==> flow/design.v <==
`timescale 1ns / 1ps
module Register #(parameter [15:0] RESET_VALUE = 16'h0000) (I, E, FunSel, Clock, Reset, Q);
    input wire [15:0] I;
    input wire E;
    input wire [2:0] FunSel;
    input wire Clock;
    input wire Reset;  
    output reg [15:0] Q;
    always @(posedge Clock) begin
        if (~Reset)
            Q <= RESET_VALUE;
        else if(E) begin
            case(FunSel)
                3'b000: Q <= Q - 16'd1;
                3'b001: Q <= Q + 16'd1;
                3'b010: Q <= I;
                3'b011: Q <= 16'b0;
                3'b100: Q <= {8'b0, I[7:0]};
                3'b101: Q[7:0] <= I[7:0];
                3'b110: Q[15:8] <= I[7:0];
                3'b111: Q[15:0] <= { {8{I[7]}}, I[7:0] };
            endcase
        end
    end
endmodule
`timescale 1ns / 1ps
module RegisterFile(I, OutASel, OutBSel, FunSel, RegSel, ScrSel, Clock, Reset, OutA, OutB);
    input wire [15:0] I;
    input wire [2:0] OutASel;
    input wire [2:0] OutBSel;
    input wire [2:0] FunSel;
    input wire [3:0] RegSel;
    input wire [3:0] ScrSel;
    input wire Clock;
    input wire Reset;
    output reg [15:0] OutA;
    output reg [15:0] OutB;
    wire [15:0] R1_Q, R2_Q, R3_Q, R4_Q;
    wire [15:0] S1_Q, S2_Q, S3_Q, S4_Q;
    Register R1(.I(I), .E(~RegSel[3]), .FunSel(FunSel), .Clock(Clock), .Reset(Reset), .Q(R1_Q));
    Register R2(.I(I), .E(~RegSel[2]), .FunSel(FunSel), .Clock(Clock), .Reset(Reset), .Q(R2_Q));
    Register R3(.I(I), .E(~RegSel[1]), .FunSel(FunSel), .Clock(Clock), .Reset(Reset), .Q(R3_Q));
    Register R4(.I(I), .E(~RegSel[0]), .FunSel(FunSel), .Clock(Clock), .Reset(Reset), .Q(R4_Q));
    Register S1(.I(I), .E(~ScrSel[3]), .FunSel(FunSel), .Clock(Clock), .Reset(Reset), .Q(S1_Q));
    Register S2(.I(I), .E(~ScrSel[2]), .FunSel(FunSel), .Clock(Clock), .Reset(Reset), .Q(S2_Q));
    Register S3(.I(I), .E(~ScrSel[1]), .FunSel(FunSel), .Clock(Clock), .Reset(Reset), .Q(S3_Q));
    Register S4(.I(I), .E(~ScrSel[0]), .FunSel(FunSel), .Clock(Clock), .Reset(Reset), .Q(S4_Q));
    always @(*) begin
        case(OutASel)
            3'b000: OutA = R1_Q;
            3'b001: OutA = R2_Q;
            3'b010: OutA = R3_Q;
            3'b011: OutA = R4_Q;
            3'b100: OutA = S1_Q;
            3'b101: OutA = S2_Q;
            3'b110: OutA = S3_Q;
            3'b111: OutA = S4_Q;
        endcase
        case(OutBSel)
            3'b000: OutB = R1_Q;
            3'b001: OutB = R2_Q;
            3'b010: OutB = R3_Q;
            3'b011: OutB = R4_Q;
            3'b100: OutB = S1_Q;
            3'b101: OutB = S2_Q;
            3'b110: OutB = S3_Q;
            3'b111: OutB = S4_Q;
        endcase
    end
endmodule
`timescale 1ns / 1ps
module AddressRegisterFile(I, OutCSel, OutDSel, FunSel, RegSel, Clock, Reset, OutC, OutD);
    input wire [15:0] I;
    input wire [1:0] OutCSel;
    input wire [1:0] OutDSel;
    input wire [2:0] FunSel;
    input wire [2:0] RegSel;
    input Clock;
    input Reset;
    output reg [15:0] OutC;
    output reg [15:0] OutD;
    wire [15:0] PC_Q, AR_Q, SP_Q;
    Register #(.RESET_VALUE(16'd0))   PC(.I(I), .E(~RegSel[2]), .FunSel(FunSel), .Clock(Clock), .Reset(Reset), .Q(PC_Q));
    Register #(.RESET_VALUE(16'd0))   AR(.I(I), .E(~RegSel[1]), .FunSel(FunSel), .Clock(Clock), .Reset(Reset), .Q(AR_Q));
    Register #(.RESET_VALUE(16'd255)) SP(.I(I), .E(~RegSel[0]), .FunSel(FunSel), .Clock(Clock), .Reset(Reset), .Q(SP_Q));
    always @(*) begin
        case(OutCSel)
            2'b00: OutC = PC_Q;
            2'b01: OutC = PC_Q;
            2'b10: OutC = AR_Q;
            2'b11: OutC = SP_Q;
        endcase
        case(OutDSel)
            2'b00: OutD = PC_Q;
            2'b01: OutD = PC_Q;
            2'b10: OutD = AR_Q;
            2'b11: OutD = SP_Q;
        endcase
    end
endmodule
`timescale 1ns / 1ps
module InstructionRegister(I, Write, LH, Clock, Reset, IROut, IRNext);
    input wire [7:0] I;
    input wire Write;
    input wire LH;
    input wire Clock;
    input wire Reset;
    output reg [15:0] IROut;
    output reg [15:0] IRNext;  
    always @(*) begin
        IRNext = IROut;
        if(Write) begin
            case(LH)
                1'b0: IRNext[7:0] = I;
                1'b1: IRNext[15:8] = I;
            endcase
        end
        if (~Reset)
            IRNext = 16'b0;
    end
    always @(posedge Clock) begin
        IROut <= IRNext;
    end
endmodule
`timescale 1ns / 1ps
module ArithmeticLogicUnit(A, B, FunSel, WF, Clock, Reset, ALUOut, FlagsOut, FlagsNext);
    input wire [15:0] A;
    input wire [15:0] B;
    input wire [4:0] FunSel;
    input wire WF;
    input wire Clock;
    input wire Reset;
    output reg [15:0] ALUOut;
    output reg [3:0] FlagsOut;  
    output reg [3:0] FlagsNext;  
    reg Z, C, N, O;
    reg [15:0] comp;  
    always @(*) begin
        C = 1'b0;
        N = 1'b0;
        O = 1'b0;
        comp = ~B;
        ALUOut = 16'b0;
        case(FunSel)
            5'b00000: ALUOut = {8'b0, A[7:0]};
            5'b00001: ALUOut = {8'b0, B[7:0]};
            5'b00010: ALUOut = {8'b0, ~A[7:0]};
            5'b00011: ALUOut = {8'b0, ~B[7:0]};
            5'b00100:  begin  
                ALUOut = 16'b0;
                {C, ALUOut[7:0]} = A[7:0] + B[7:0];
                    if ((~A[7] == ALUOut[7]) && (~B[7] == ALUOut[7]))
                       O = 1;
                   else
                       O = 0;
            end
            5'b00101:  begin  
                ALUOut = 16'b0;
                {C, ALUOut[7:0]} = A[7:0] + B[7:0] + FlagsOut[2];
                    if ((~A[7] == ALUOut[7]) && (~B[7] == ALUOut[7]))
                       O = 1;
                   else
                       O = 0;
            end
            5'b00110: begin  
                ALUOut = 16'b0;
                {C, ALUOut[7:0]} = A[7:0] + comp[7:0] + 1;
                if ((~A[7] == ALUOut[7]) && (B[7] == ALUOut[7]))
                    O = 1;
                else
                    O = 0;
            end
            5'b00111: ALUOut = {8'b0, A[7:0] & B[7:0]};
            5'b01000: ALUOut = {8'b0, A[7:0] | B[7:0]};
            5'b01001: ALUOut = {8'b0, A[7:0] ^ B[7:0]};
            5'b01010: ALUOut = {8'b0, ~(A[7:0] & B[7:0])};
            5'b01011: begin  
                ALUOut = {8'b0, A[6:0], 1'b0};
                C = A[7];
            end
            5'b01100: begin  
                ALUOut = {8'b0, 1'b0, A[7:1]};
                C = A[0];
            end
            5'b01101: begin  
                ALUOut = {8'b0, A[7], A[7:1]};
                C = A[0];
            end
            5'b01110: begin  
                C = A[7];
                ALUOut = {8'b0, A[6:0], FlagsOut[2]};
            end
            5'b01111: begin  
                C = A[0];
                ALUOut = {8'b0, FlagsOut[2], A[7:1]};
            end
            5'b10000: ALUOut = A;
            5'b10001: ALUOut = B;
            5'b10010: ALUOut = ~A;
            5'b10011: ALUOut = ~B;
            5'b10100: begin  
                {C, ALUOut} = A + B;
                if ((~A[15] == ALUOut[15]) && (~B[15] == ALUOut[15]))
                    O = 1;
                else
                    O = 0;
            end
            5'b10101: begin  
                {C, ALUOut} = A + B + FlagsOut[2];
                if ((~A[15] == ALUOut[15]) && (~B[15] == ALUOut[15]))
                    O = 1;
                else
                    O = 0;
            end
            5'b10110: begin  
                {C, ALUOut} = A + comp + 1;
                if ((~A[15] == ALUOut[15]) && (B[15] == ALUOut[15]))
                    O = 1;
                else
                    O = 0;
            end
            5'b10111: ALUOut = A & B;
            5'b11000: ALUOut = A | B;
            5'b11001: ALUOut = A ^ B;
            5'b11010: ALUOut = ~(A & B);
            5'b11011: begin  
                ALUOut = {A[14:0], 1'b0};
                C = A[15];
            end
            5'b11100: begin  
                ALUOut = {1'b0, A[15:1]};
                C = A[0];
            end
            5'b11101: begin  
                ALUOut = {A[15], A[15:1]};
                C = A[0];
            end
            5'b11110: begin  
                C = A[15];
                ALUOut = {A[14:0], FlagsOut[2]};
            end
            5'b11111: begin  
                C = A[0];
                ALUOut = {FlagsOut[2], A[15:1]};
            end
        endcase
        if ((FunSel[4] && ALUOut == 16'b0) || (~FunSel[4] && ALUOut[7:0] == 8'b0))
            Z = 1;
        else
            Z = 0;
        if ((FunSel != 5'b01101) && (FunSel != 5'b11101)) begin
            if ((FunSel[4] && ALUOut[15]) || (~FunSel[4] && ALUOut[7]))
                N = 1;
            else
                N = 0;
        end
    end
    always @(*) begin
        FlagsNext = FlagsOut;
        if(WF) begin
            case (FunSel[3:0])
                4'b0100: begin
                    FlagsNext[0] = O;
                    FlagsNext[2] = C;
                end
                4'b0101: begin
                    FlagsNext[0] = O;
                    FlagsNext[2] = C;
                end
                4'b0110: begin
                    FlagsNext[0] = O;
                    FlagsNext[2] = C;
                end
                4'b1011: FlagsNext[2] = C;
                4'b1100: FlagsNext[2] = C;
                4'b1101: FlagsNext[2] = C;
                4'b1110: FlagsNext[2] = C;
                4'b1111: FlagsNext[2] = C;
                default: ;
            endcase
            if ((FunSel != 5'b01101) && (FunSel != 5'b11101))
                FlagsNext[1] = N;
            FlagsNext[3] = Z;
        end
        if (~Reset)
            FlagsNext = 4'b0;
    end
    always @(posedge Clock) begin
        FlagsOut <= FlagsNext;
    end
endmodule
`timescale 1ns / 1ps
module ArithmeticLogicUnitSystem(
    RF_OutASel, RF_OutBSel, RF_FunSel, RF_RegSel, RF_ScrSel, ALU_FunSel, ALU_WF, ARF_OutCSel,
    ARF_OutDSel, ARF_FunSel, ARF_RegSel, IR_LH, IR_Write, Mem_WR, Mem_CS, MuxASel, MuxBSel, MuxCSel, Clock,
    Reset, MemData, Address, MuxCOut, IRNext, FlagsNext
    );
    input wire [2:0] RF_OutASel, RF_OutBSel, RF_FunSel;
    input wire [3:0] RF_RegSel, RF_ScrSel;
    input wire [4:0] ALU_FunSel;
    input wire ALU_WF;
    input wire [1:0] ARF_OutCSel, ARF_OutDSel;
    input wire [2:0] ARF_FunSel, ARF_RegSel;
    input wire IR_LH, IR_Write;
    input wire Mem_WR, Mem_CS;
    input wire [1:0] MuxASel, MuxBSel;
    input wire MuxCSel;
    input wire Clock;
    input wire Reset;
    input wire [7:0] MemData;
    output wire [15:0] Address;
    output reg [7:0] MuxCOut;
    output wire [15:0] IRNext;
    output wire [3:0] FlagsNext;
    reg [15:0] MuxAOut, MuxBOut;
    wire [15:0] OutA, OutB, OutC;
    wire [15:0] ALUOut;
    wire [15:0] IRFull;
    wire [7:0] IROut;
    wire [3:0] FlagsOut;
    wire [7:0] MemOut;
    assign MemOut = (~Mem_WR && ~Mem_CS) ? MemData : 8'h00;
    assign IROut = IRFull[7:0];
    RegisterFile RF(.I(MuxAOut), .OutASel(RF_OutASel), .OutBSel(RF_OutBSel), .FunSel(RF_FunSel),
        .RegSel(RF_RegSel), .ScrSel(RF_ScrSel), .Clock(Clock), .Reset(Reset), .OutA(OutA), .OutB(OutB));
    AddressRegisterFile ARF(.I(MuxBOut), .OutCSel(ARF_OutCSel), .OutDSel(ARF_OutDSel), .FunSel(ARF_FunSel),
        .RegSel(ARF_RegSel), .Clock(Clock), .Reset(Reset), .OutC(OutC), .OutD(Address));
    InstructionRegister IR(.I(MemOut), .Write(IR_Write), .LH(IR_LH), .Clock(Clock), .Reset(Reset),
        .IROut(IRFull), .IRNext(IRNext));
    ArithmeticLogicUnit ALU(.A(OutA), .B(OutB), .FunSel(ALU_FunSel), .WF(ALU_WF), .Clock(Clock), .Reset(Reset),
        .ALUOut(ALUOut), .FlagsOut(FlagsOut), .FlagsNext(FlagsNext));
    always @(*) begin
        case(MuxASel)
            2'b00: MuxAOut = ALUOut;
            2'b01: MuxAOut = OutC;
            2'b10: MuxAOut = {8'b0, MemOut};
            2'b11: MuxAOut = {8'b0, IROut};
        endcase
        case(MuxBSel)
            2'b00: MuxBOut = ALUOut;
            2'b01: MuxBOut = OutC;
            2'b10: MuxBOut = {8'b0, MemOut};
            2'b11: MuxBOut = {8'b0, IROut};
        endcase
        case(MuxCSel)
            1'b0: MuxCOut = ALUOut[7:0];
            1'b1: MuxCOut = ALUOut[15:8];
        endcase
    end
endmodule
`timescale 1ns / 1ps
module CPUSystem(Clock, Reset, T, Mem_Address, Mem_WData, Mem_RData, Mem_Read, Mem_Write);
    input wire Clock;
    input wire Reset;
    output wire [7:0] T;
    output wire [15:0] Mem_Address;
    output wire [7:0] Mem_WData;
    input wire [7:0] Mem_RData;
    output wire Mem_Read;
    output wire Mem_Write;
    reg [2:0] RF_OutASel, RF_OutBSel, RF_FunSel;
    reg [3:0] RF_RegSel, RF_ScrSel;
    reg [4:0] ALU_FunSel;
    reg ALU_WF;
    reg [1:0] ARF_OutCSel, ARF_OutDSel;
    reg [2:0] ARF_FunSel, ARF_RegSel;
    reg IR_LH, IR_Write;
    reg Mem_WR, Mem_CS;
    reg [1:0] MuxASel, MuxBSel;
    reg MuxCSel;
    reg [5:0] D;
    reg [1:0] RSEL;
    reg S;
    reg [2:0] DSTREG, SREG1, SREG2;
    reg [7:0] _T;
    reg [7:0] T_n;
    reg [2:0] q_RF_OutASel, q_RF_OutBSel, q_RF_FunSel;
    reg [3:0] q_RF_RegSel, q_RF_ScrSel;
    reg [4:0] q_ALU_FunSel;
    reg q_ALU_WF;
    reg [1:0] q_ARF_OutCSel, q_ARF_OutDSel;
    reg [2:0] q_ARF_FunSel, q_ARF_RegSel;
    reg q_IR_LH, q_IR_Write;
    reg q_Mem_WR, q_Mem_CS;
    reg [1:0] q_MuxASel, q_MuxBSel;
    reg q_MuxCSel;
    reg [5:0] q_D;
    reg [1:0] q_RSEL;
    reg q_S;
    reg [2:0] q_DSTREG, q_SREG1, q_SREG2;
    reg [7:0] q_T;
    reg [7:0] q_Tout;
    wire [15:0] IRNext;
    wire [3:0] FlagsNext;
    ArithmeticLogicUnitSystem _ALUSystem(.RF_OutASel(q_RF_OutASel), .RF_OutBSel(q_RF_OutBSel), .RF_FunSel(q_RF_FunSel),
        .RF_RegSel(q_RF_RegSel), .RF_ScrSel(q_RF_ScrSel), .ALU_FunSel(q_ALU_FunSel), .ALU_WF(q_ALU_WF), .ARF_OutCSel(q_ARF_OutCSel),
        .ARF_OutDSel(q_ARF_OutDSel), .ARF_FunSel(q_ARF_FunSel), .ARF_RegSel(q_ARF_RegSel), .IR_LH(q_IR_LH), .IR_Write(q_IR_Write),
        .Mem_WR(q_Mem_WR), .Mem_CS(q_Mem_CS), .MuxASel(q_MuxASel), .MuxBSel(q_MuxBSel), .MuxCSel(q_MuxCSel), .Clock(Clock),
        .Reset(Reset), .MemData(Mem_RData), .Address(Mem_Address), .MuxCOut(Mem_WData), .IRNext(IRNext), .FlagsNext(FlagsNext)
    );
    assign T = q_Tout;
    assign Mem_Read = ~q_Mem_CS & ~q_Mem_WR;
    assign Mem_Write = ~q_Mem_CS & q_Mem_WR;
    always @(posedge Clock) begin
        q_RF_OutASel <= RF_OutASel; q_RF_OutBSel <= RF_OutBSel; q_RF_FunSel <= RF_FunSel;
        q_RF_RegSel <= RF_RegSel; q_RF_ScrSel <= RF_ScrSel;
        q_ALU_FunSel <= ALU_FunSel; q_ALU_WF <= ALU_WF;
        q_ARF_OutCSel <= ARF_OutCSel; q_ARF_OutDSel <= ARF_OutDSel;
        q_ARF_FunSel <= ARF_FunSel; q_ARF_RegSel <= ARF_RegSel;
        q_IR_LH <= IR_LH; q_IR_Write <= IR_Write;
        q_Mem_WR <= Mem_WR; q_Mem_CS <= Mem_CS;
        q_MuxASel <= MuxASel; q_MuxBSel <= MuxBSel; q_MuxCSel <= MuxCSel;
        q_D <= D; q_RSEL <= RSEL; q_S <= S;
        q_DSTREG <= DSTREG; q_SREG1 <= SREG1; q_SREG2 <= SREG2;
        q_T <= _T; q_Tout <= T_n;
    end
    always @(*) begin
        RF_OutASel = q_RF_OutASel; RF_OutBSel = q_RF_OutBSel; RF_FunSel = q_RF_FunSel;
        RF_RegSel = q_RF_RegSel; RF_ScrSel = q_RF_ScrSel;
        ALU_FunSel = q_ALU_FunSel; ALU_WF = q_ALU_WF;
        ARF_OutCSel = q_ARF_OutCSel; ARF_OutDSel = q_ARF_OutDSel;
        ARF_FunSel = q_ARF_FunSel; ARF_RegSel = q_ARF_RegSel;
        IR_LH = q_IR_LH; IR_Write = q_IR_Write;
        Mem_WR = q_Mem_WR; Mem_CS = q_Mem_CS;
        MuxASel = q_MuxASel; MuxBSel = q_MuxBSel; MuxCSel = q_MuxCSel;
        D = q_D; RSEL = q_RSEL; S = q_S;
        DSTREG = q_DSTREG; SREG1 = q_SREG1; SREG2 = q_SREG2;
        _T = q_T; T_n = q_Tout;
        if (~Reset) begin
            RF_OutASel = 3'b0; RF_OutBSel = 3'b0; RF_FunSel = 3'b0;
            ALU_FunSel = 5'b0; ALU_WF = 1'b0;
            ARF_OutCSel = 2'b0; ARF_OutDSel = 2'b0; ARF_FunSel = 3'b0;
            IR_LH = 1'b0; Mem_WR = 1'b0;
            MuxASel = 2'b0; MuxBSel = 2'b0; MuxCSel = 1'b0;
            D = 6'b0; RSEL = 2'b0; S = 1'b0;
            DSTREG = 3'b0; SREG1 = 3'b0; SREG2 = 3'b0;
            T_n = 8'd0;
            _T = 8'd1;
            IR_Write = 1'b0;
            Mem_CS = 1'b1;
            resetSel();
        end
        else begin
            case (_T)
                8'd1: begin
                    T_n = _T;
                    RF_RegSel = 4'b1111;
                    RF_ScrSel = 4'b1111;
                    Mem_CS = 1'b0;
                    Mem_WR = 1'b0;
                    IR_Write = 1'b1;
                    IR_LH = 1'b0;
                    ARF_OutDSel = 2'b00;
                    ARF_RegSel = 3'b011;
                    ARF_FunSel = 3'b001;
                    _T = 8'd2;
                end
                8'd2: begin
                    T_n = _T;
                    IR_LH = 1'b1;
                    _T = 8'd4;
                end
                8'd4: begin
                    T_n = _T;
                    IR_Write = 1'b0;
                    resetSel();
                    decode(IRNext);
                    case (D)
                        6'h00: branch_1();
                        6'h01: begin
                            if (~FlagsNext[3])
                                branch_1();
                            else _T =  8'd1;
                        end
                        6'h02: begin
                            if (FlagsNext[3])
                                branch_1();
                            else _T =  8'd1;
                        end
                        6'h03: begin
                            inc_dec_sp(1'b0);
                            _T = 8'd8;
                        end
                        6'h04: push_1();
                        6'h05: inc_dec_1();
                        6'h06: inc_dec_1();
                        6'h07: one_sreg_1();
                        6'h08: one_sreg_1();
                        6'h09: one_sreg_1();
                        6'h0A: one_sreg_1();
                        6'h0B: one_sreg_1();
                        6'h0C: two_sreg_1();
                        6'h0D: two_sreg_1();
                        6'h0E: one_sreg_1();
                        6'h0F: two_sreg_1();
                        6'h10: two_sreg_1();
                        6'h11: mov(1'b1);
                        6'h12: ldr_1();
                        6'h13: str_1();
                        6'h14: mov(1'b0);
                        6'h15: two_sreg_1();
                        6'h16: two_sreg_1();
                        6'h17: two_sreg_1();
                        6'h18: one_sreg_1();
                        6'h19: two_sreg_1();
                        6'h1A: two_sreg_1();
                        6'h1B: two_sreg_1();
                        6'h1C: two_sreg_1();
                        6'h1D: two_sreg_1();
                        6'h1E: branch_1();
                        6'h1F: begin
                            inc_dec_sp(1'b0);
                            _T = 8'd8;
                        end
                        6'h20: ldrim();
                        6'h21: strim_1();
                    endcase
                end
                8'd8: begin
                    T_n = _T;
                    resetSel();
                    case (D)
                        6'h00: branch_2();
                        6'h01: branch_2();
                        6'h02: branch_2();
                        6'h03: pop_1();
                        6'h04: push_2();
                        6'h05: inc_dec_2(3'b001);
                        6'h06: inc_dec_2(3'b000);
                        6'h07: one_sreg_2(5'b11011, 1'b0);
                        6'h08: one_sreg_2(5'b11100, 1'b0);
                        6'h09: one_sreg_2(5'b11101, 1'b0);
                        6'h0A: one_sreg_2(5'b11110, 1'b0);
                        6'h0B: one_sreg_2(5'b11111, 1'b0);
                        6'h0C: two_sreg_2();
                        6'h0D: two_sreg_2();
                        6'h0E: one_sreg_2(5'b10010, 1'b0);
                        6'h0F: two_sreg_2();
                        6'h10: two_sreg_2();
                        6'h12: ldr_2();
                        6'h13: str_2();
                        6'h15: two_sreg_2();
                        6'h16: two_sreg_2();
                        6'h17: two_sreg_2();
                        6'h18: one_sreg_2(5'b10000, S);
                        6'h19: two_sreg_2();
                        6'h1A: two_sreg_2();
                        6'h1B: two_sreg_2();
                        6'h1C: two_sreg_2();
                        6'h1D: two_sreg_2();
                        6'h1E: bx_1();
                        6'h1F: bl_1();
                        6'h21: strim_2();
                    endcase
                end
                8'd16: begin
                    T_n = _T;
                    resetSel();
                    case (D)
                        6'h00: branch_3();
                        6'h01: branch_3();
                        6'h02: branch_3();
                        6'h03: pop_2();
                        6'h0C: two_sreg_3(5'b10111, 1'b0);
                        6'h0D: two_sreg_3(5'b11000, 1'b0);
                        6'h0F: two_sreg_3(5'b11001, 1'b0);
                        6'h10: two_sreg_3(5'b11010, 1'b0);
                        6'h15: two_sreg_3(5'b10100, 1'b0);
                        6'h16: two_sreg_3(5'b10101, 1'b0);
                        6'h17: two_sreg_3(5'b10110, 1'b0);
                        6'h19: two_sreg_3(5'b10100, S);
                        6'h1A: two_sreg_3(5'b10110, S);
                        6'h1B: two_sreg_3(5'b10111, S);
                        6'h1C: two_sreg_3(5'b11000, S);
                        6'h1D: two_sreg_3(5'b11001, S);
                        6'h1E: bx_2();
                        6'h1F: bl_2();
                        6'h21: strim_3();
                    endcase
                end
                8'd32: begin
                    T_n = _T;
                    resetSel();
                    case (D)
                        6'h1E: bx_3();
                        6'h1F: bl_3();
                        6'h21: strim_4();
                    endcase
                end
                 8'd64: begin
                    T_n = _T;
                    resetSel();
                    case (D)
                        6'h21: begin
                            strim_5();
                        end
                    endcase
                end
                default: resetSel();
            endcase
        end
    end
    task decode (input [15:0] IR);
    begin
        D = IR[15:10];
        RSEL = IR[9:8];
        S = IR[9];
        DSTREG = IR[8:6];
        SREG1 = IR[5:3];
        SREG2 = IR[2:0];
    end
    endtask
    task resetSel ();
    begin
        Mem_CS = 1'b1;
        ARF_RegSel = 3'b111;
        RF_RegSel = 4'b1111;
        RF_ScrSel = 4'b1111;
    end
    endtask
    task branch_1 ();
    begin
        ARF_OutCSel = 2'b00;  
        MuxASel = 2'b01;  
        RF_ScrSel = 4'b0111;  
        RF_FunSel = 3'b010;
        _T = 8'd8;
        end
    endtask
    task branch_2 ();
    begin
        MuxASel = 2'b11;  
        RF_ScrSel = 4'b1011;  
        RF_FunSel = 3'b111;
        _T = 8'd16;
    end
    endtask
    task branch_3 ();
    begin
        RF_OutASel = 3'b100;  
        RF_OutBSel = 3'b101;  
        MuxBSel = 2'b00;
        ARF_RegSel = 3'b011;  
        ARF_FunSel = 3'b010;
        ALU_FunSel = 5'b10100;
        ALU_WF = 1'b0;
        _T = 8'd1;
    end
    endtask
    task inc_dec_sp (input id);
    begin
        ARF_RegSel = 3'b110;  
        ARF_FunSel = id ? 3'b000 : 3'b001;
    end
    endtask
    task  pop_1 ();
    begin
        Mem_CS = 1'b0;
        Mem_WR = 1'b0;  
        ARF_OutDSel = 2'b11;  
        MuxASel = 2'b10;  
        case (RSEL)
            2'b00: RF_RegSel = 4'b0111;  
            2'b01: RF_RegSel = 4'b1011;  
            2'b10: RF_RegSel = 4'b1101;  
            2'b11: RF_RegSel = 4'b1110;  
        endcase
        RF_FunSel = 3'b100;
        inc_dec_sp(1'b0);
        _T = 8'd16;
    end
    endtask
    task pop_2 ();
    begin
        Mem_CS = 1'b0;
        Mem_WR = 1'b0;  
        ARF_OutDSel = 2'b11;  
        MuxASel = 2'b10;  
        case (RSEL)
            2'b00: RF_RegSel = 4'b0111;  
            2'b01: RF_RegSel = 4'b1011;  
            2'b10: RF_RegSel = 4'b1101;  
            2'b11: RF_RegSel = 4'b1110;  
        endcase
        RF_FunSel = 3'b110;
        _T = 8'd1;
    end
    endtask
    task push_1 ();
    begin
        Mem_CS = 1'b0;
        Mem_WR = 1'b1;  
        ARF_OutDSel = 2'b11;  
        RF_OutASel = {1'b0, RSEL};
        MuxCSel = 1'b1;  
        ALU_FunSel = 5'b10000;
        ALU_WF = 1'b0;
        inc_dec_sp(1'b1);
        _T = 8'd8;
    end
    endtask
    task push_2 ();
    begin
        Mem_CS = 1'b0;
        Mem_WR = 1'b1;  
        ARF_OutDSel = 2'b11;  
        RF_OutASel = {1'b0, RSEL};
        MuxCSel = 1'b0;  
        ALU_FunSel = 5'b10000;
        ALU_WF = 1'b0;
        inc_dec_sp(1'b1);
        _T = 8'd1;
    end
    endtask
    task inc_dec_1 ();
    begin
        if (DSTREG[2]) begin
            case (DSTREG)
                3'b100: RF_RegSel = 4'b0111;  
                3'b101: RF_RegSel = 4'b1011;  
                3'b110: RF_RegSel = 4'b1101;  
                3'b111: RF_RegSel = 4'b1110;  
            endcase
            RF_FunSel = 3'b010;
        end
        else begin
            case (DSTREG)
                3'b000: ARF_RegSel = 3'b011;  
                3'b001: ARF_RegSel = 3'b011;  
                3'b010: ARF_RegSel = 3'b110;  
                3'b011: ARF_RegSel = 3'b101;  
            endcase
            ARF_FunSel = 3'b010;
        end
        if (SREG1[2]) begin
            RF_OutASel = {1'b0, SREG1[1:0]};
            ALU_FunSel = 5'b10000;
            ALU_WF = 1'b0;
            if (DSTREG[2])
                MuxASel = 2'b00;  
            else
                MuxBSel = 2'b00;  
        end
        else begin
            case (SREG1)
                3'b000: ARF_OutCSel = 2'b00;  
                3'b001: ARF_OutCSel = 2'b00;  
                3'b010: ARF_OutCSel = 2'b11;  
                3'b011: ARF_OutCSel = 2'b10;  
            endcase
            if (DSTREG[2])
                MuxASel = 2'b01;  
            else
                MuxBSel = 2'b01;  
        end
        _T = 8'd8;
    end
    endtask
    task inc_dec_2 (input [2:0] opcode);
    begin
        if (DSTREG[2]) begin
            case (DSTREG)
                3'b100: RF_RegSel = 4'b0111;  
                3'b101: RF_RegSel = 4'b1011;  
                3'b110: RF_RegSel = 4'b1101;  
                3'b111: RF_RegSel = 4'b1110;  
            endcase
            RF_FunSel = opcode;
        end
        else begin
            case (DSTREG)
                3'b000: ARF_RegSel = 3'b011;  
                3'b001: ARF_RegSel = 3'b011;  
                3'b010: ARF_RegSel = 3'b110;  
                3'b011: ARF_RegSel = 3'b101;  
            endcase
            ARF_FunSel = opcode;
        end
        _T = 8'd1;
    end
    endtask
    task one_sreg_1 ();
    begin
        if (~SREG1[2]) begin
            case (SREG1)
                3'b000: ARF_OutCSel = 2'b00;  
                3'b001: ARF_OutCSel = 2'b00;  
                3'b010: ARF_OutCSel = 2'b11;  
                3'b011: ARF_OutCSel = 2'b10;  
            endcase
            RF_ScrSel = 4'b0111;  
            MuxASel = 2'b01;  
            RF_FunSel = 3'b010;
        end
        _T = 8'd8;
    end
    endtask
    task one_sreg_2 (input [4:0] opcode, input s);
    begin
        if (SREG1[2])
            RF_OutASel = {1'b0, SREG1[1:0]};
        else
            RF_OutASel = 3'b100;  
        if (DSTREG[2]) begin
            case (DSTREG)
                3'b100: RF_RegSel = 4'b0111;  
                3'b101: RF_RegSel = 4'b1011;  
                3'b110: RF_RegSel = 4'b1101;  
                3'b111: RF_RegSel = 4'b1110;  
            endcase
            RF_FunSel = 3'b010;
            MuxASel = 2'b00;  
        end
        else begin
            case (DSTREG)
                3'b000: ARF_RegSel = 3'b011;  
                3'b001: ARF_RegSel = 3'b011;  
                3'b010: ARF_RegSel = 3'b110;  
                3'b011: ARF_RegSel = 3'b101;  
            endcase
            ARF_FunSel = 3'b010;
            MuxBSel = 2'b00;  
        end
        ALU_FunSel = opcode;
        ALU_WF = s;
        _T = 8'd1;
    end
    endtask
    task two_sreg_1 ();
    begin
        if (~SREG1[2]) begin
            case (SREG1)
                3'b000: ARF_OutCSel = 2'b00;  
                3'b001: ARF_OutCSel = 2'b00;  
                3'b010: ARF_OutCSel = 2'b11;  
                3'b011: ARF_OutCSel = 2'b10;  
            endcase
            RF_ScrSel = 4'b0111;  
            MuxASel = 2'b01;  
            RF_FunSel = 3'b010;
        end
        _T = 8'd8;
    end
    endtask
    task two_sreg_2 ();
    begin
       if (~SREG2[2]) begin
            case (SREG2)
                3'b000: ARF_OutCSel = 2'b00;  
                3'b001: ARF_OutCSel = 2'b00;  
                3'b010: ARF_OutCSel = 2'b11;  
                3'b011: ARF_OutCSel = 2'b10;  
            endcase
            RF_ScrSel = 4'b1011;  
            MuxASel = 2'b01;  
            RF_FunSel = 3'b010;
        end
        _T = 8'd16;
    end
    endtask
    task two_sreg_3 (input [4:0] opcode, input s);
    begin
        if (SREG1[2]) 
            RF_OutASel = {1'b0, SREG1[1:0]};
        else
            RF_OutASel = 3'b100;  
        if (SREG2[2])
            RF_OutBSel = {1'b0, SREG2[1:0]};
        else
            RF_OutBSel = 3'b101;  
        if (DSTREG[2]) begin
            case (DSTREG)
                3'b100: RF_RegSel = 4'b0111;  
                3'b101: RF_RegSel = 4'b1011;  
                3'b110: RF_RegSel = 4'b1101;  
                3'b111: RF_RegSel = 4'b1110;  
            endcase
            RF_FunSel = 3'b010;
            MuxASel = 2'b00;  
        end
        else begin
            case (DSTREG)
                3'b000: ARF_RegSel = 3'b011;  
                3'b001: ARF_RegSel = 3'b011;  
                3'b010: ARF_RegSel = 3'b110;  
                3'b011: ARF_RegSel = 3'b101;  
            endcase
            ARF_FunSel = 3'b010;
            MuxBSel = 2'b00;  
        end
        ALU_FunSel = opcode;
        ALU_WF = s;
        _T = 8'd1;
    end
    endtask
    task mov (input lh);
    begin
        case(RSEL)
            2'b00: RF_RegSel = 4'b0111;  
            2'b01: RF_RegSel = 4'b1011;  
            2'b10: RF_RegSel = 4'b1101;  
            2'b11: RF_RegSel = 4'b1110;  
        endcase
        RF_FunSel = lh ? 3'b110 : 3'b101;
        MuxASel = 2'b11;  
        _T = 8'd1;
    end
    endtask
    task ldr_1 ();
    begin
        Mem_CS = 1'b0;
        Mem_WR = 1'b0;  
        ARF_OutDSel = 2'b10;  
        MuxASel = 2'b10;  
        case (RSEL)
            2'b00: RF_RegSel = 4'b0111;  
            2'b01: RF_RegSel = 4'b1011;  
            2'b10: RF_RegSel = 4'b1101;  
            2'b11: RF_RegSel = 4'b1110;  
        endcase
        RF_FunSel = 3'b100;
        inc_dec_sp(1'b0);
        _T = 8'd8;
    end
    endtask
    task ldr_2 ();
    begin
        Mem_CS = 1'b0;
        Mem_WR = 1'b0;  
        ARF_OutDSel = 2'b10;  
        MuxASel = 2'b10;  
        case (RSEL)
            2'b00: RF_RegSel = 4'b0111;  
            2'b01: RF_RegSel = 4'b1011;  
            2'b10: RF_RegSel = 4'b1101;  
            2'b11: RF_RegSel = 4'b1110;  
        endcase
        RF_FunSel = 3'b110;
        inc_dec_sp(1'b1);
        _T = 8'd1;
    end
    endtask
    task str_1 ();
    begin
        Mem_CS = 1'b0;
        Mem_WR = 1'b1;  
        ARF_OutDSel = 2'b10;  
        RF_OutASel = {1'b0, RSEL};
        MuxCSel = 1'b0;  
        ALU_FunSel = 5'b10000;
        ALU_WF = 1'b0;
        inc_dec_sp(1'b0);
        _T = 8'd8;
    end
    endtask
    task str_2 ();
    begin
        Mem_CS = 1'b0;
        Mem_WR = 1'b1;  
        ARF_OutDSel = 2'b10;  
        RF_OutASel = {1'b0, RSEL};
        MuxCSel = 1'b1;  
        ALU_FunSel = 5'b10000;
        ALU_WF = 1'b0;
        inc_dec_sp(1'b1);
        _T = 8'd1;
    end
    endtask
    task bx_1 ();
    begin
        Mem_CS = 1'b0;
        Mem_WR = 1'b1;  
        ARF_OutDSel = 2'b11;  
        RF_OutASel = 3'b100;  
        MuxCSel = 1'b1;  
        ALU_FunSel = 5'b10000;
        ALU_WF = 1'b0;
        inc_dec_sp(1'b1);
        _T = 8'd16;
    end
    endtask
    task bx_2 ();
    begin
        Mem_CS = 1'b0;
        Mem_WR = 1'b1;  
        ARF_OutDSel = 2'b11;  
        RF_OutASel = 3'b100;  
        MuxCSel = 1'b0;  
        ALU_FunSel = 5'b10000;
        ALU_WF = 1'b0;
        inc_dec_sp(1'b1);
        _T = 8'd32;
    end
    endtask
    task bx_3 ();
    begin
        ARF_RegSel = 3'b011;  
        ARF_FunSel = 3'b010;
        RF_OutASel = {1'b0, RSEL};
        MuxBSel = 2'b00;  
        ALU_FunSel = 5'b10000;
        ALU_WF = 1'b0;
        _T = 8'd1;
    end
    endtask
    task bl_1 ();
    begin
        Mem_CS = 1'b0;
        Mem_WR = 1'b0;  
        ARF_OutDSel = 2'b11;  
        MuxBSel = 2'b10;  
        RF_ScrSel = 4'b0111;  
        RF_FunSel = 3'b100;
        inc_dec_sp(1'b0);
        _T = 8'd16;
    end
    endtask
    task bl_2 ();
    begin
        Mem_CS = 1'b0;
        Mem_WR = 1'b0;  
        ARF_OutDSel = 2'b11;  
        MuxBSel = 2'b10;  
        RF_ScrSel = 4'b0111;  
        RF_FunSel = 3'b110;
        _T = 8'd32;
    end
    endtask
    task bl_3 ();
    begin
        ARF_RegSel = 3'b011;  
        ARF_FunSel = 3'b010;
        RF_OutASel = 3'b100;  
        MuxBSel = 2'b00;  
        ALU_FunSel = 5'b10000;
        ALU_WF = 1'b0;
        _T = 8'd1;
    end
    endtask
    task ldrim ();
    begin
        case (RSEL)
            2'b00: RF_RegSel = 4'b0111;  
            2'b01: RF_RegSel = 4'b1011;  
            2'b10: RF_RegSel = 4'b1101;  
            2'b11: RF_RegSel = 4'b1110;  
        endcase
        RF_FunSel = 3'b100;
        MuxASel = 2'b11;  
        _T = 8'd1;
    end
    endtask
    task strim_1 ();
    begin
        RF_ScrSel = 4'b0111;  
        RF_FunSel = 3'b010;
        ARF_OutCSel = 2'b10;  
        MuxASel = 2'b01;  
        _T = 8'd8;
    end
    endtask
    task strim_2 ();
    begin
        RF_ScrSel = 4'b1011;  
        RF_FunSel = 3'b010;
        MuxASel = 2'b11;  
        _T = 8'd16;
    end
    endtask
    task strim_3 ();
    begin
        RF_OutASel = 3'b100;  
        RF_OutBSel = 3'b101;  
        ALU_FunSel = 5'b10100;
        ALU_WF = 1'b0;
        ARF_RegSel = 3'b101;  
        ARF_FunSel = 3'b010;
        MuxBSel = 2'b00;  
        _T = 8'd32;
    end
    endtask
    task strim_4 ();
    begin
        Mem_CS = 1'b0;
        Mem_WR = 1'b1;  
        ARF_OutDSel = 2'b10;  
        RF_OutASel = {1'b0, RSEL};
        MuxCSel = 1'b0;  
        ALU_FunSel = 5'b10000;
        ALU_WF = 1'b0;
        ARF_RegSel = 3'b101;  
        ARF_FunSel = 3'b001;
        _T = 8'd64;
    end
    endtask
    task strim_5 ();
    begin
        Mem_CS = 1'b0;
        Mem_WR = 1'b1;  
        ARF_OutDSel = 2'b10;  
        RF_OutASel = {1'b0, RSEL};
        MuxCSel = 1'b1;  
        ALU_FunSel = 5'b10000;
        ALU_WF = 1'b0;
        ARF_RegSel = 3'b101;  
        ARF_FunSel = 3'b001;
        _T = 8'd1;
    end
    endtask
endmodule
### Step by step through the tools: CPUSystem

What the tools print for CPUSystem, step after step.
Line numbers count from 1 in the design file above.
Operators carry their Yosys type and port widths (W data, S select, Z words).
Not given: -

* top module: CPUSystem
* clock: Clock
* library: sky130hd
* corner: tt_025C_1v80

### After elaboration

Source: Yosys, flattened and elaborated, memories not mapped. Widths are those after wreduce. Registers that Yosys merges into a memory's read port (data or address) are not register bits. Print and check cells do not count.

* memory bits (read-only): 0
* memories: 0
* bits of input ports: 10
* cells after elaboration: 700
* bits in latches: 0
* output and inout port bits: 34
* clocked read ports x word width: 0
* bits in writable memories: 0
* register bits after elaboration: 272

* reductions and logical operators: 153
* $add $sub $neg: 30
* equal/unequal tests: 245
* shifts and indexed selects: 0
* order comparisons: 0
* mux-type cells: 187
* bitwise operators: 34
* multipliers: 0
* div/mod/pow operators: 0

Operators by type and width (count)
* $pmux W8 S6: 11
* $pmux W8 S4: 12
* $pmux W16 S8: 2
* $pmux W8 S26: 1
* $eq A6 B5 Y1 const B: 30
* $add A16 B1 Y16 const B: 11
* $sub A16 B1 Y16 const B: 11
* $pmux W8 S16: 1
* $pmux W16 S4: 2
* $pmux W4 S4: 7
* $eq A6 B4 Y1 const B: 16
* $pmux W16 S3: 2
* $pmux W8 S2: 6
* $eq A5 B5 Y1 const B: 16
* $ne A3 B3 Y1 const B: 25
* $eq A3 B3 Y1 const B: 24
* $reduce_or A2 Y1: 31
* $mux W3: 20
* $pmux W8 S7: 1
* $pmux W3 S3: 6
* $pmux W3 S2: 9
* $not A16 Y16: 3
* $reduce_or A16 Y1: 3
* $eq A3 B2 Y1 const B: 16
* $eq A6 B3 Y1 const B: 8
* $pmux W3 S8: 2
* $reduce_and A2 Y1: 23
* $mux W2: 22

Other operator kinds: 107; their cells: 328.

### Depth

Yosys ltp: most cells in a row. Word level: on the elaborated netlist, between registers, memories and ports. Mapped: between sequential cells and ports; inverters and the memories' decode and read muxes count.

* word-level depth: 15
* ABC_AREA: 1
* depth in mapped cells: 38
* gate-level depth less buffers: 36

### Synthesis result

Source: synth_stat.txt of the flow (Yosys; design flattened, memories mapped). It holds for the ABC_AREA given above (unset counts as 0); a run with the other value may have another netlist.
Totals and module areas in this step are rounded.

* mapped cells: 4282
* flip-flops: 237
* cell area after synthesis: 24000 sq um
* buffer cells: 163
* sequential part of the area: 4700 sq um

Cells by type
* sky130_fd_sc_hd__dfxtp_1: count 237, total area 4744.55 sq um
* sky130_fd_sc_hd__nand2_1: count 923, total area 3.46E+03 sq um
* sky130_fd_sc_hd__inv_1: count 599, total area 2.25E+03 sq um
* sky130_fd_sc_hd__nor2_1: count 560, total area 2.1E+03 sq um
* sky130_fd_sc_hd__o21ai_0: count 395, total area 1.98E+03 sq um
* sky130_fd_sc_hd__nand3_1: count 351, total area 1.76E+03 sq um
* sky130_fd_sc_hd__a21oi_1: count 282, total area 1.41E+03 sq um
* sky130_fd_sc_hd__ha_1: count 68, total area 850.816 sq um
* sky130_fd_sc_hd__nand4_1: count 85, total area 531.76 sq um
* sky130_fd_sc_hd__nor3_1: count 93, total area 465.446 sq um
* sky130_fd_sc_hd__clkbuf_1: count 123, total area 461.693 sq um
* sky130_fd_sc_hd__a221oi_1: count 43, total area 376.611 sq um
* sky130_fd_sc_hd__a31oi_1: count 60, total area 375.36 sq um
* sky130_fd_sc_hd__xor2_1: count 37, total area 324.061 sq um
* sky130_fd_sc_hd__a41oi_1: count 33, total area 289.027 sq um
* sky130_fd_sc_hd__o22ai_1: count 38, total area 237.728 sq um
* sky130_fd_sc_hd__o211ai_1: count 31, total area 232.723 sq um
* sky130_fd_sc_hd__a22oi_1: count 20, total area 150.144 sq um

Not listed: further types 50, cells in them 304.

### Worst setup path after synthesis

Path of least setup slack by OpenSTA after synthesis, without wires, with an ideal clock, recovery checks aside; 20% of the period is set as input and as output delay. Where synthesis merged equal registers, the netlist keeps one of their names.

* path type: flip-flop to output port
* start point: register q_RF_OutBSel[0]
* end point: output Mem_WData[6]
* external output delay: 2.400 ns
* buffers on the path: 2
* period: 12.0 ns
* stages on the path: 24
* data required time: 9.600 ns
* setup slack: 6.325 ns
* path delay: 3.275 ns
* arrival time: 3.275 ns
* synthesis period reached: 5.675 ns

"path delay" = arrival - input delay + setup time.
At an output port there is no setup time.
"stages on the path": output pins that drive a net of the path, with the launching flip-flop's if there is one; two outputs of one cell count as two.
"synthesis period reached" = period - worst setup slack (recovery checks aside). The figure is calculated, with input and output delays left at 20% of the set period.
Between the ends stands the longest chain of elaborated cells between them, by number of cells; it is not shown to be the way that was timed. Of several equally long chains one is given.
Each line given opens the expression or statement behind the cell; cells for indexed reads and writes are added by Yosys, which also makes memories of some case tables.

* cell sequence: sky130_fd_sc_hd__dfxtp_1 > sky130_fd_sc_hd__buf_4 > sky130_fd_sc_hd__nor2_4 > sky130_fd_sc_hd__nand2_1 > sky130_fd_sc_hd__inv_2 > sky130_fd_sc_hd__buf_4 > sky130_fd_sc_hd__nand2_1 > sky130_fd_sc_hd__nand2_1 > sky130_fd_sc_hd__inv_1 > sky130_fd_sc_hd__ha_1 > sky130_fd_sc_hd__fa_1 > sky130_fd_sc_hd__ha_1 > sky130_fd_sc_hd__inv_1 > sky130_fd_sc_hd__nor2_1 > sky130_fd_sc_hd__nand3_1 > sky130_fd_sc_hd__nor2_1 > sky130_fd_sc_hd__nand3_1 > sky130_fd_sc_hd__nor2_1 > sky130_fd_sc_hd__nand4_1 > sky130_fd_sc_hd__nand2_1 > sky130_fd_sc_hd__nand2_1 > sky130_fd_sc_hd__nand3_1 > sky130_fd_sc_hd__nand2_1 > sky130_fd_sc_hd__o21ai_0
* cells in the longest elaborated chain: 7

Ends and longest elaborated chain, after synthesis
* start: declaration: line 377 `reg [2:0] q_RF_OutASel, q_RF_OutBSel, q_RF_FunSel;`
* start: assignment: line 405 `q_RF_OutASel <= RF_OutASel; q_RF_OutBSel <= RF_OutBSel; q_RF_FunSel <= RF_FunSel;`
* $eq A3 B3 Y1: line 59 `case(OutBSel)`
* $pmux W16 S8: line 59
* $not A16 Y16: line 142 `comp = ~B;`
* $add A16 B16 Y17: line 216 `{C, ALUOut} = A + comp + 1;`
* $add A17 B1 Y17: line 216
* $pmux W8 S16: line 144 `case(FunSel)`
* $pmux W8 S2: line 345 `case(MuxCSel)`
* end: declaration: line 357 `output wire [7:0] Mem_WData;`

### Timing after layout

Path of least setup slack in the final report of entry A (OpenROAD, finished layout, wires in). Where an end is a register, its clock arrival counts in the times.

* path type: flip-flop to output port
* start point: register q_RF_OutASel[0]
* end point: output Mem_WData[2]
* data required time: 5.51 ns
* buffers on the path: 2
* period: 6.89 ns
* arrival time: 5.32 ns
* external output delay: 1.38 ns
* stages on the path: 21
* setup slack: 0.19 ns

Between the ends stands the longest chain of elaborated cells between them, by number of cells; it is not shown to be the way that was timed. Of several equally long chains one is given.

* cell sequence: sky130_fd_sc_hd__dfxtp_4 > sky130_fd_sc_hd__buf_4 > sky130_fd_sc_hd__nor2_4 > sky130_fd_sc_hd__nand2_2 > sky130_fd_sc_hd__o21ai_0 > sky130_fd_sc_hd__nor2_1 > sky130_fd_sc_hd__nand2_1 > sky130_fd_sc_hd__nand2_2 > sky130_fd_sc_hd__inv_2 > sky130_fd_sc_hd__ha_1 > sky130_fd_sc_hd__inv_1 > sky130_fd_sc_hd__a21oi_1 > sky130_fd_sc_hd__and2_1 > sky130_fd_sc_hd__inv_1 > sky130_fd_sc_hd__a21oi_1 > sky130_fd_sc_hd__nand2_1 > sky130_fd_sc_hd__o21ai_0 > sky130_fd_sc_hd__nand3_1 > sky130_fd_sc_hd__nand2_1 > sky130_fd_sc_hd__o21ai_0 > sky130_fd_sc_hd__clkdlybuf4s50_1
* cells in the longest elaborated chain: 6

Ends and longest elaborated chain, after layout
* start: declaration: line 377 `reg [2:0] q_RF_OutASel, q_RF_OutBSel, q_RF_FunSel;`
* start: assignment: line 405 `q_RF_OutASel <= RF_OutASel; q_RF_OutBSel <= RF_OutBSel; q_RF_FunSel <= RF_FunSel;`
* $eq A3 B3 Y1: line 49 `case(OutASel)`
* $pmux W16 S8: line 49
* $add A16 B16 Y17: line 216 `{C, ALUOut} = A + comp + 1;`
* $add A17 B1 Y17: line 216
* $pmux W8 S16: line 144 `case(FunSel)`
* $pmux W8 S2: line 345 `case(MuxCSel)`
* end: declaration: line 357 `output wire [7:0] Mem_WData;`

Measured data: module CPUSystem, platform sky130hd, 4 stored runs of the flow under differing settings, order arbitrary. Input and output delays are each 20% of the period that was set; the output load is 0.01 pF.
By "period achieved" is meant the clock period of the run minus its worst setup slack. This is arithmetic on one report: input and output delays are still those of the set period (20% each).
"allowed time less slack (worst setup path)" = time allowed to the worst setup path (clock period - input delay - output delay, where it has them) - its slack; a late launch clock adds to it, a late capture clock takes from it.
The results are shown rounded.

### Entry A

==> flow/run.sh <==
#!/bin/bash
# the make line also repeats the synthesis and layout settings of config.mk as NAME=value (left out here)
make -C /OpenROAD-flow-scripts/flow DESIGN_CONFIG=/design/flow/config.mk WORK_HOME=/design/flow/orfs CLKGATE_MAP_FILE= finish
==> flow/config.mk <==
export PLATFORM = sky130hd
export DESIGN_NAME = CPUSystem
export DESIGN_NICKNAME = CPUSystem
export VERILOG_FILES = /design/flow/design.v
export SDC_FILE = /design/flow/constraint.sdc
export NUM_CORES = 4
export LEC_CHECK = 0
export ABC_AREA = 1
export CAP_MARGIN = 10
export CORE_MARGIN = 2
export CORE_UTILIZATION = 50
export CTS_CLUSTER_DIAMETER = 243
export GPL_ROUTABILITY_DRIVEN = 1
export PLACE_DENSITY = 0.84
export SLEW_MARGIN = 20
==> flow/constraint.sdc <==
create_clock -name core_clock -period 6.89 [get_ports {Clock}]
set_input_delay 1.3780 -clock core_clock [delete_from_list [all_inputs] [get_ports {Clock}]]
set_output_delay 1.3780 -clock core_clock [all_outputs]
set_load 0.01 [all_outputs]

Results of entry A:
- Std-cell area (final layout): 26000 sq um
- Allowed time less slack (worst setup path): 5.32 ns
- Worst setup path type: flip-flop to output port
- Period achieved: 6.696 ns
- Smallest hold slack: 0.46 ns
- Mapped cell area after synthesis: 24000 sq um
- Setup slack of the worst path: 0.19 ns
- Die area: 50000 sq um
- Post-route utilization: 54%

### Entry B

==> flow/run.sh <==
#!/bin/bash
# the make line also repeats the synthesis and layout settings of config.mk as NAME=value (left out here)
make -C /OpenROAD-flow-scripts/flow DESIGN_CONFIG=/design/flow/config.mk WORK_HOME=/design/flow/orfs CLKGATE_MAP_FILE= finish
==> flow/config.mk <==
export PLATFORM = sky130hd
export DESIGN_NAME = CPUSystem
export DESIGN_NICKNAME = CPUSystem
export VERILOG_FILES = /design/flow/design.v
export SDC_FILE = /design/flow/constraint.sdc
export NUM_CORES = 4
export LEC_CHECK = 0
export ABC_AREA = 1
export CAP_MARGIN = 40
export CELL_PAD_IN_SITES_DETAIL_PLACEMENT = 1
export CORE_MARGIN = 2
export CORE_UTILIZATION = 41
export MAX_ROUTING_LAYER = met4
export PLACE_DENSITY_LB_ADDON = 0.09
export SLEW_MARGIN = 20
==> flow/constraint.sdc <==
create_clock -name core_clock -period 12.0 [get_ports {Clock}]
set_input_delay 2.4000 -clock core_clock [delete_from_list [all_inputs] [get_ports {Clock}]]
set_output_delay 2.4000 -clock core_clock [all_outputs]
set_load 0.01 [all_outputs]

Results of entry B:
- Std-cell area (final layout): 26000 sq um
- Allowed time less slack (worst setup path): 5.83 ns
- Worst setup path type: flip-flop to output port
- Period achieved: 8.230 ns
- Smallest hold slack: 0.46 ns
- Mapped cell area after synthesis: 24000 sq um
- Setup slack of the worst path: 3.8 ns
- Die area: 61000 sq um
- Post-route utilization: 45%

### Entry C

==> flow/run.sh <==
#!/bin/bash
# the make line also repeats the synthesis and layout settings of config.mk as NAME=value (left out here)
make -C /OpenROAD-flow-scripts/flow DESIGN_CONFIG=/design/flow/config.mk WORK_HOME=/design/flow/orfs CLKGATE_MAP_FILE= finish
==> flow/config.mk <==
export PLATFORM = sky130hd
export DESIGN_NAME = CPUSystem
export DESIGN_NICKNAME = CPUSystem
export VERILOG_FILES = /design/flow/design.v
export SDC_FILE = /design/flow/constraint.sdc
export NUM_CORES = 4
export LEC_CHECK = 0
export CAP_MARGIN = 20
export CORE_MARGIN = 2
export CORE_UTILIZATION = 37
export SLEW_MARGIN = 20
==> flow/constraint.sdc <==
create_clock -name core_clock -period 9.2 [get_ports {Clock}]
set_input_delay 1.8400 -clock core_clock [delete_from_list [all_inputs] [get_ports {Clock}]]
set_output_delay 1.8400 -clock core_clock [all_outputs]
set_load 0.01 [all_outputs]

Results of entry C:
- Std-cell area (final layout): 26000 sq um
- Allowed time less slack (worst setup path): 6.50 ns
- Worst setup path type: flip-flop to output port
- Period achieved: 8.341 ns
- Smallest hold slack: 0.46 ns
- Mapped cell area after synthesis: 24000 sq um
- Setup slack of the worst path: 0.86 ns
- Die area: 68000 sq um
- Post-route utilization: 40%

### Entry D

==> flow/run.sh <==
#!/bin/bash
# the make line also repeats the synthesis and layout settings of config.mk as NAME=value (left out here)
make -C /OpenROAD-flow-scripts/flow DESIGN_CONFIG=/design/flow/config.mk WORK_HOME=/design/flow/orfs CLKGATE_MAP_FILE= finish
==> flow/config.mk <==
export PLATFORM = sky130hd
export DESIGN_NAME = CPUSystem
export DESIGN_NICKNAME = CPUSystem
export VERILOG_FILES = /design/flow/design.v
export SDC_FILE = /design/flow/constraint.sdc
export NUM_CORES = 4
export LEC_CHECK = 0
export ABC_AREA = 1
export CAP_MARGIN = 15
export CELL_PAD_IN_SITES_DETAIL_PLACEMENT = 0
export CELL_PAD_IN_SITES_GLOBAL_PLACEMENT = 3
export CORE_ASPECT_RATIO = 0.82
export CORE_MARGIN = 2
export CORE_UTILIZATION = 30
export CTS_CLUSTER_DIAMETER = 49
export CTS_CLUSTER_SIZE = 49
export GPL_ROUTABILITY_DRIVEN = 1
export MAX_ROUTING_LAYER = met5
export MIN_ROUTING_LAYER = met2
export PLACE_DENSITY_LB_ADDON = 0.24
export SETUP_SLACK_MARGIN = -0.87
export SLEW_MARGIN = 10
export TNS_END_PERCENT = 45
==> flow/constraint.sdc <==
create_clock -name core_clock -period 11.0 [get_ports {Clock}]
set_input_delay 2.2000 -clock core_clock [delete_from_list [all_inputs] [get_ports {Clock}]]
set_output_delay 2.2000 -clock core_clock [all_outputs]
set_load 0.01 [all_outputs]

Results of entry D:
- Std-cell area (final layout): 27000 sq um
- Allowed time less slack (worst setup path): 6.34 ns
- Worst setup path type: flip-flop to output port
- Period achieved: 8.538 ns
- Smallest hold slack: 0.46 ns
- Mapped cell area after synthesis: 24000 sq um
- Setup slack of the worst path: 2.5 ns
- Die area: 83000 sq um
- Post-route utilization: 34%
